==> flow/design.v <==
module SelectionSort_custom_SIMD_instruction (clk, reset, 
	in_v, rd, vrd1, vrd2, 
		in_data, in_vdata1, in_vdata2, 
	out_v, out_rd, out_vrd1, out_vrd2, 
		out_data, out_vdata1, out_vdata2);
	input clk, reset;
	input in_v;
	input [4:0] rd;
	input [2:0] vrd1, vrd2;			
	input [32-1:0] in_data;
	input [256-1:0] in_vdata1, in_vdata2;	
	output out_v;
	output [4:0] out_rd;
	output [2:0] out_vrd1, out_vrd2;	
	output  [32-1:0] out_data;
	output [256-1:0] out_vdata1, out_vdata2;
	reg [13-1:0] valid_sr;
	reg [5*13-1:0] rd_sr; 
	reg [3*13-1:0] vrd1_sr, vrd2_sr;
	always @(posedge clk) begin
		if (reset) begin
			valid_sr<=0; rd_sr<=0; vrd1_sr<=0; vrd2_sr<=0;
		end else begin
			valid_sr<= (valid_sr<<1)|in_v;			
			  rd_sr <= (   rd_sr<<5)| rd;
			vrd1_sr <= ( vrd1_sr<<3)|vrd1; 
			vrd2_sr <= ( vrd2_sr<<3)|vrd2;
		end
	end
	assign out_v   =valid_sr[  13-1];
	assign out_rd  =   rd_sr[5*13-1-:5];
	assign out_vrd1= vrd1_sr[3*13-1-:3]; 
	assign out_vrd2= vrd2_sr[3*13-1-:3];
	wire [255:0] in_valid, out_valid;
	assign in_valid = in_v ? in_vdata1 : 0;
	assign out_vdata1 = out_v ? out_valid : 0;
	SelectionSort selection_sort(.clock(clk), .in(in_valid), .out(out_valid));
	assign out_data = 0;
	assign out_vdata2 = 0;
endmodule  
module SelectionSort
(
  input wire clock,
  input wire [255:0] in,
  output wire [255:0] out
);
  wire [31:0] in_array [7:0];
  wire [31:0] out_array [7:0];
  wire [31:0] intermediate [95:0];
  genvar i;
  for (i=0; i<8; i=i+1) begin
    assign in_array[i] = in[((i+1)*32)-1 -: 32];
  end
  genvar j;
  for (j=0; j<8; j=j+1) begin
    assign out[((j+1)*32)-1 -: 32] = out_array[j];
  end
  CAS_unit cas0_1(clock, in_array[0], in_array[1], intermediate[0], intermediate[1]);
  SR_module nopx_1(clock, in_array[2], intermediate[2]);
  SR_module nopx_2(clock, in_array[3], intermediate[3]);
  SR_module nopx_3(clock, in_array[4], intermediate[4]);
  SR_module nopx_4(clock, in_array[5], intermediate[5]);
  SR_module nopx_5(clock, in_array[6], intermediate[6]);
  SR_module nopx_6(clock, in_array[7], intermediate[7]);
  CAS_unit cas0_2(clock, intermediate[0], intermediate[2], intermediate[8], intermediate[10]);
  SR_module nopx_7(clock, intermediate[1], intermediate[9]);
  SR_module nopx_8(clock, intermediate[3], intermediate[11]);
  SR_module nopx_9(clock, intermediate[4], intermediate[12]);
  SR_module nopx_10(clock, intermediate[5], intermediate[13]);
  SR_module nopx_11(clock, intermediate[6], intermediate[14]);
  SR_module nopx_12(clock, intermediate[7], intermediate[15]);
  CAS_unit cas0_3(clock, intermediate[8], intermediate[11], intermediate[16], intermediate[19]);
  CAS_unit cas4(clock, intermediate[9], intermediate[10], intermediate[17], intermediate[18]);
  SR_module nopx_13(clock, intermediate[12], intermediate[20]);
  SR_module nopx_14(clock, intermediate[13], intermediate[21]);
  SR_module nopx_15(clock, intermediate[14], intermediate[22]);
  SR_module nopx_16(clock, intermediate[15], intermediate[23]);
  CAS_unit cas0_4(clock, intermediate[16], intermediate[20], intermediate[24], intermediate[28]);
  CAS_unit cas6(clock, intermediate[17], intermediate[19], intermediate[25], intermediate[27]);
  SR_module nop17(clock, intermediate[18], intermediate[26]);
  SR_module nop18(clock, intermediate[21], intermediate[29]);
  SR_module nop19(clock, intermediate[22], intermediate[30]);
  SR_module nop20(clock, intermediate[23], intermediate[31]);
  CAS_unit cas0_5(clock, intermediate[24], intermediate[29], intermediate[32], intermediate[37]);
  CAS_unit cas8(clock, intermediate[25], intermediate[28], intermediate[33], intermediate[36]);
  CAS_unit cas9(clock, intermediate[26], intermediate[27], intermediate[34], intermediate[35]);
  SR_module nop21(clock, intermediate[30], intermediate[38]);
  SR_module nop22(clock, intermediate[31], intermediate[39]);
  CAS_unit cas0_6(clock, intermediate[32], intermediate[38], intermediate[40], intermediate[46]);
  CAS_unit cas11(clock, intermediate[33], intermediate[37], intermediate[41], intermediate[45]);
  CAS_unit cas12(clock, intermediate[34], intermediate[36], intermediate[42], intermediate[44]);
  SR_module nop23(clock, intermediate[35], intermediate[43]);
  SR_module nop24(clock, intermediate[39], intermediate[47]);
  CAS_unit cas0_7(clock, intermediate[40], intermediate[47], intermediate[48], intermediate[55]);
  CAS_unit cas14(clock, intermediate[41], intermediate[46], intermediate[49], intermediate[54]);
  CAS_unit cas15(clock, intermediate[42], intermediate[45], intermediate[50], intermediate[53]);
  CAS_unit cas16(clock, intermediate[43], intermediate[44], intermediate[51], intermediate[52]);
  SR_module nop0_1(clock, intermediate[48], intermediate[56]);
  CAS_unit cas17(clock, intermediate[49], intermediate[55], intermediate[57], intermediate[63]);
  CAS_unit cas18(clock, intermediate[50], intermediate[54], intermediate[58], intermediate[62]);
  CAS_unit cas19(clock, intermediate[51], intermediate[53], intermediate[59], intermediate[61]);
  SR_module nop26(clock, intermediate[52], intermediate[60]);
  SR_module nop0_2(clock, intermediate[56], intermediate[64]);
  SR_module nop28(clock, intermediate[57], intermediate[65]);
  CAS_unit cas20(clock, intermediate[58], intermediate[63], intermediate[66], intermediate[71]);
  CAS_unit cas21(clock, intermediate[59], intermediate[62], intermediate[67], intermediate[70]);
  CAS_unit cas22(clock, intermediate[60], intermediate[61], intermediate[68], intermediate[69]);
  SR_module nop0_3(clock, intermediate[64], intermediate[72]);
  SR_module nop30(clock, intermediate[65], intermediate[73]);
  SR_module nop31(clock, intermediate[66], intermediate[74]);
  CAS_unit cas23(clock, intermediate[67], intermediate[71], intermediate[75], intermediate[79]);
  CAS_unit cas24(clock, intermediate[68], intermediate[70], intermediate[76], intermediate[78]);
  SR_module nop32(clock, intermediate[69], intermediate[77]);
  SR_module nop0_4(clock, intermediate[72], intermediate[80]);
  SR_module nop34(clock, intermediate[73], intermediate[81]);
  SR_module nop35(clock, intermediate[74], intermediate[82]);
  SR_module nop36(clock, intermediate[75], intermediate[83]);
  CAS_unit cas25(clock, intermediate[76], intermediate[79], intermediate[84], intermediate[87]);
  CAS_unit cas26(clock, intermediate[77], intermediate[78], intermediate[85], intermediate[86]);
  SR_module nop0_5(clock, intermediate[80], intermediate[88]);
  SR_module nop38(clock, intermediate[81], intermediate[89]);
  SR_module nop39(clock, intermediate[82], intermediate[90]);
  SR_module nop40(clock, intermediate[83], intermediate[91]);
  SR_module nop41(clock, intermediate[84], intermediate[92]);
  CAS_unit cas27(clock, intermediate[85], intermediate[87], intermediate[93], intermediate[95]);
  SR_module nop42(clock, intermediate[86], intermediate[94]);
  SR_module nop0_6(clock, intermediate[88], out_array[0]);
  SR_module nop44(clock, intermediate[89], out_array[1]);
  SR_module nop45(clock, intermediate[90], out_array[2]);
  SR_module nop46(clock, intermediate[91], out_array[3]);
  SR_module nop47(clock, intermediate[92], out_array[4]);
  SR_module nop48(clock, intermediate[93], out_array[5]);
  CAS_unit cas28(clock, intermediate[94], intermediate[95], out_array[6], out_array[7]);
endmodule
module CAS_unit(clk, inA, inB, outA, outB);
	input clk;
	input [31:0] inA;
	input [31:0] inB;
	output reg [31:0] outA;
	output reg [31:0] outB;
	always @(posedge clk) begin
		if (inA<inB) begin
			outA<=inA; outB<=inB;
		end else begin
			outB<=inA; outA<=inB;
		end
	end
endmodule  
module SR_module(clk, din, dout);
	input clk;
	input      [31:0] din;
	output reg [31:0] dout;
	always @(posedge clk) dout<=din;
endmodule  
## Step by step through the tools: SelectionSort_custom_SIMD_instruction

The steps from the RTL of SelectionSort_custom_SIMD_instruction to its reports follow in flow order.
Lines are those of the file above, counted from 1.
Cell names lack the library's common part.
The mark n/a stands for no value.

- Top module: SelectionSort_custom_SIMD_instruction
- Clock: clk
- Library: sky130hd
- Corner: tt_025C_1v80

## Word-level counts

Yosys after proc, flatten, opt, wreduce and memory -nomap, before mapping. Enables and synchronous resets that opt folds into registers are not counted as muxes. Print and check cells are not counted. Equal cells are merged and count once.

- Bitwise gates (word level): 4
- Order comparisons: 28
- Mux-type cells: 58

Operator list:

| kind | number |
|---|---|
| 32-bit 2-to-1 mux | 56 |
| 32-bit < comparator | 28 |
| 256-bit 2-to-1 mux | 1 |
| 39-bit by 3-bit OR with 39-bit output | 2 |
| 65-bit by 5-bit OR with 65-bit output | 1 |
| 64-bit 2-to-1 mux | 1 |
| 13-bit by 1-bit OR with 13-bit output | 1 |

- Cells after elaboration: 198
- Bits in registers: 3484
- Input port bits: 558
- Output and inout bits: 556

## Depth

Yosys ltp: most cells in a row. Word level: on the elaborated netlist, between registers, memories and ports. Mapped: between sequential cells and ports; inverters and the memories' decode and read muxes count.

- Word-level depth: 3
- ABC_AREA: 1
- Mapped depth: 19
- Gate-level depth less buffers: 15

## After synthesis

Yosys stat after the flow's synthesis: flattened, memories mapped to cells. It holds for the ABC_AREA given above (unset counts as 0); a run with the other value may have another netlist.
Totals and module areas in this step are rounded.

Cell types:

| cell | number | total area (sq um) |
|---|---|---|
| dfxtp_1 | 3484 | 6.97E+04 |
| nand2_1 | 4742 | 1.78E+04 |
| ha_1 | 868 | 1.09E+04 |
| nand3_1 | 1818 | 9.1E+03 |
| inv_1 | 1677 | 6.29E+03 |
| buf_4 | 502 | 3.77E+03 |
| a21oi_1 | 418 | 2.09E+03 |
| buf_2 | 290 | 1.45E+03 |
| nor2_1 | 318 | 1.19E+03 |
| buf_6 | 64 | 720.691 |
| o21ai_0 | 111 | 555.533 |
| nand4_1 | 62 | 387.872 |
| o211ai_1 | 39 | 292.781 |
| clkbuf_1 | 69 | 258.998 |
| nand3_2 | 21 | 210.202 |
| o21a_1 | 26 | 195.187 |
| nand2_2 | 27 | 168.912 |
| nor3_1 | 21 | 105.101 |

Not listed: further types 16, cells in them 91.

- Cell count: 14648
- Sequential part of the area: 69700 sq um
- Cell area after synthesis: 126000 sq um
- Flip-flops: 3484

## Worst setup path after synthesis

OpenSTA on the mapped netlist: ideal clock, no wires. The path of least setup slack (recovery checks aside). Input and output delay are each 20% of the period. Register names are those of the netlist, which keeps one name where synthesis merged equal registers.

- Kind: input -> register
- Start point: in in_v
- End point: reg selection_sort.cas0_1.outA[0]
- Stages on the path: 17
- Data arrival time: 2893 ps
- Delay of the path: 2051 ps
- Required time: 4442 ps
- Clock period: 4500 ps
- Setup slack: 1549 ps
- Period reached after synthesis: 2951 ps

"delay of the path" is the arrival time less input delay plus setup time.
"stages on the path" counts driving pins, that of a launching flip-flop among them; a cell with two outputs on the path counts twice.
"period reached after synthesis" is the clock period less the worst setup slack; recovery checks do not enter. This is arithmetic on one report: input and output delays are still those of the set period (20% each).
Between the ends stands the longest chain of elaborated cells between them, by number of cells; it is not shown to be the way that was timed. Of several equally long chains one is given.
Each line given opens the expression or statement behind the cell; cells for indexed reads and writes are added by Yosys, which also makes memories of some case tables.

- Path through: buf_2 > buf_2 > buf_1 > nand2_1 > inv_1 > ha_1 > nand2_1 > inv_1 > o21ai_0 > nand2_1 > nand2_1 > o211ai_1 > a21oi_1 > buf_4 > buf_4 > nand3_1 > nand2_1
- Cells in the longest elaborated chain: 3
- Elaborated cells on any way between the ends: 3
- RTL lines with such cells: 2
- Those cells by class: compare (1); mux (2)

Ends and longest elaborated chain, post-synthesis:

| element | RTL line | RTL |
|---|---|---|
| start: declaration | 7 | `input in_v;` |
| 64-bit 2-to-1 mux | 35 | `assign in_valid = in_v ? in_vdata1 : 0;` |
| 32-bit < comparator | 142 | `if (inA<inB) begin` |
| 32-bit 2-to-1 mux | 142 |  |
| end: assignment | 143 | `outA<=inA; outB<=inB;` |
| end: assignment | 145 | `outB<=inA; outA<=inB;` |
| end: declaration | 139 | `output reg [31:0] outA;` |

## Timing after layout

Path of least setup slack in the final report of run 2 (OpenROAD, finished layout, wires in). Where an end is a register, its clock arrival counts in the times.
The path's times are printed in steps of 10 ps; the period is the one set.

- Kind: register -> output
- Start point: reg valid_sr[12]
- End point: out out_vdata1[54]
- Clock period: 5330 ps
- Setup slack: 1210 ps
- Data arrival time: 3050 ps
- Stages on the path: 7
- External output delay: 1070 ps
- Required time: 4260 ps

Between the ends stands the longest chain of elaborated cells between them, by number of cells; it is not shown to be the way that was timed. Of several equally long chains one is given.

- Path through: dfxtp_4 > buf_12 > clkbuf_8 > clkbuf_1 > nand2_1 > inv_1 > clkdlybuf4s50_1
- Cells in the longest elaborated chain: 1
- Elaborated cells on any way between the ends: 1
- RTL lines with such cells: 1
- Those cells by class: mux (1)

Ends and longest elaborated chain, post-layout:

| element | RTL line | RTL |
|---|---|---|
| start: declaration | 17 | `reg [13-1:0] valid_sr;` |
| start: assignment | 22 | `valid_sr<=0; rd_sr<=0; vrd1_sr<=0; vrd2_sr<=0;` |
| start: assignment | 24 | `valid_sr<= (valid_sr<<1)\|in_v;` |
| 256-bit 2-to-1 mux | 36 | `assign out_vdata1 = out_v ? out_valid : 0;` |
| end: declaration | 16 | `output [256-1:0] out_vdata1, out_vdata2;` |

SelectionSort_custom_SIMD_instruction through Yosys and OpenROAD on sky130hd: 3 stored runs, unordered, with their settings and measured results. The constraints put input and output delay at 20% of the set period each and load the outputs with 0.01 pF.
"period reached" is the run's clock period less its worst setup slack. It is reckoned from that one timing run; input and output delays stay at 20% of the period that was set.
"critical setup path time" is the time allowed to the run's worst setup path (the clock period less input and output delay, where it has them) less its slack. Clock arrival times count: a late capture clock shortens it, a late launch clock lengthens it.
"critical setup path time" is known to 10 ps.
Measured values are rounded.

### Run 1

==> flow/run.sh <==
#!/bin/bash
# the make line also repeats the synthesis and layout settings of config.mk as NAME=value (left out here)
make -C /OpenROAD-flow-scripts/flow DESIGN_CONFIG=/design/flow/config.mk WORK_HOME=/design/flow/orfs CLKGATE_MAP_FILE= finish
==> flow/config.mk <==
export PLATFORM = sky130hd
export DESIGN_NAME = SelectionSort_custom_SIMD_instruction
export DESIGN_NICKNAME = SelectionSort_custom_SIMD_instruction
export VERILOG_FILES = /design/flow/design.v
export SDC_FILE = /design/flow/constraint.sdc
export NUM_CORES = 4
export LEC_CHECK = 0
export CAP_MARGIN = 25
export CELL_PAD_IN_SITES_DETAIL_PLACEMENT = 2
export CORE_ASPECT_RATIO = 1.23
export CORE_MARGIN = 5
export CORE_UTILIZATION = 69
export CTS_CLUSTER_DIAMETER = 108
export CTS_CLUSTER_SIZE = 33
export GPL_ROUTABILITY_DRIVEN = 1
export MAX_ROUTING_LAYER = met4
export MIN_ROUTING_LAYER = met2
export PLACE_DENSITY_LB_ADDON = 0.04
export SETUP_SLACK_MARGIN = -0.23
export SLEW_MARGIN = 25
export TNS_END_PERCENT = 85
==> flow/constraint.sdc <==
create_clock -name core_clock -period 2.46 [get_ports {clk}]
set_input_delay 0.4920 -clock core_clock [delete_from_list [all_inputs] [get_ports {clk}]]
set_output_delay 0.4920 -clock core_clock [all_outputs]
set_load 0.01 [all_outputs]

Outcome of run 1: not finished: placement ended with a tool error

### Run 2

==> flow/run.sh <==
#!/bin/bash
# the make line also repeats the synthesis and layout settings of config.mk as NAME=value (left out here)
make -C /OpenROAD-flow-scripts/flow DESIGN_CONFIG=/design/flow/config.mk WORK_HOME=/design/flow/orfs CLKGATE_MAP_FILE= finish
==> flow/config.mk <==
export PLATFORM = sky130hd
export DESIGN_NAME = SelectionSort_custom_SIMD_instruction
export DESIGN_NICKNAME = SelectionSort_custom_SIMD_instruction
export VERILOG_FILES = /design/flow/design.v
export SDC_FILE = /design/flow/constraint.sdc
export NUM_CORES = 4
export LEC_CHECK = 0
export ABC_AREA = 1
export CAP_MARGIN = 30
export CELL_PAD_IN_SITES_GLOBAL_PLACEMENT = 2
export CORE_ASPECT_RATIO = 0.88
export CORE_MARGIN = 2
export CORE_UTILIZATION = 24
export CTS_CLUSTER_DIAMETER = 212
export CTS_CLUSTER_SIZE = 37
export GPL_TIMING_DRIVEN = 0
export PLACE_DENSITY = 0.66
export SETUP_SLACK_MARGIN = 0.98
export SLEW_MARGIN = 20
==> flow/constraint.sdc <==
create_clock -name core_clock -period 5.33 [get_ports {clk}]
set_input_delay 1.0660 -clock core_clock [delete_from_list [all_inputs] [get_ports {clk}]]
set_output_delay 1.0660 -clock core_clock [all_outputs]
set_load 0.01 [all_outputs]

Results of run 2:
- Worst setup slack after layout: 1210 ps
- Period reached: 4117 ps
- Utilization of the finished layout: 27.5%
- Critical setup path time: 3050 ps
- Critical path kind: register -> output
- Overall die area: 530000 sq um
- Post-synthesis cell area: 126000 sq um
- Setup total negative slack: 0 ps

### Run 3

==> flow/run.sh <==
#!/bin/bash
# the make line also repeats the synthesis and layout settings of config.mk as NAME=value (left out here)
make -C /OpenROAD-flow-scripts/flow DESIGN_CONFIG=/design/flow/config.mk WORK_HOME=/design/flow/orfs CLKGATE_MAP_FILE= finish
==> flow/config.mk <==
export PLATFORM = sky130hd
export DESIGN_NAME = SelectionSort_custom_SIMD_instruction
export DESIGN_NICKNAME = SelectionSort_custom_SIMD_instruction
export VERILOG_FILES = /design/flow/design.v
export SDC_FILE = /design/flow/constraint.sdc
export NUM_CORES = 4
export LEC_CHECK = 0
export ABC_AREA = 1
export CAP_MARGIN = 20
export CELL_PAD_IN_SITES_DETAIL_PLACEMENT = 2
export CELL_PAD_IN_SITES_GLOBAL_PLACEMENT = 0
export CORE_ASPECT_RATIO = 0.52
export CORE_MARGIN = 2
export CORE_UTILIZATION = 15
export CTS_CLUSTER_SIZE = 56
export GPL_ROUTABILITY_DRIVEN = 0
export GPL_TIMING_DRIVEN = 1
export HOLD_SLACK_MARGIN = 0.13
export MAX_ROUTING_LAYER = met4
export MIN_ROUTING_LAYER = met2
export SLEW_MARGIN = 15
export TNS_END_PERCENT = 30
==> flow/constraint.sdc <==
create_clock -name core_clock -period 4.5 [get_ports {clk}]
set_input_delay 0.9000 -clock core_clock [delete_from_list [all_inputs] [get_ports {clk}]]
set_output_delay 0.9000 -clock core_clock [all_outputs]
set_load 0.01 [all_outputs]

Outcome of run 3: not finished: routing ended with error GRT-0116
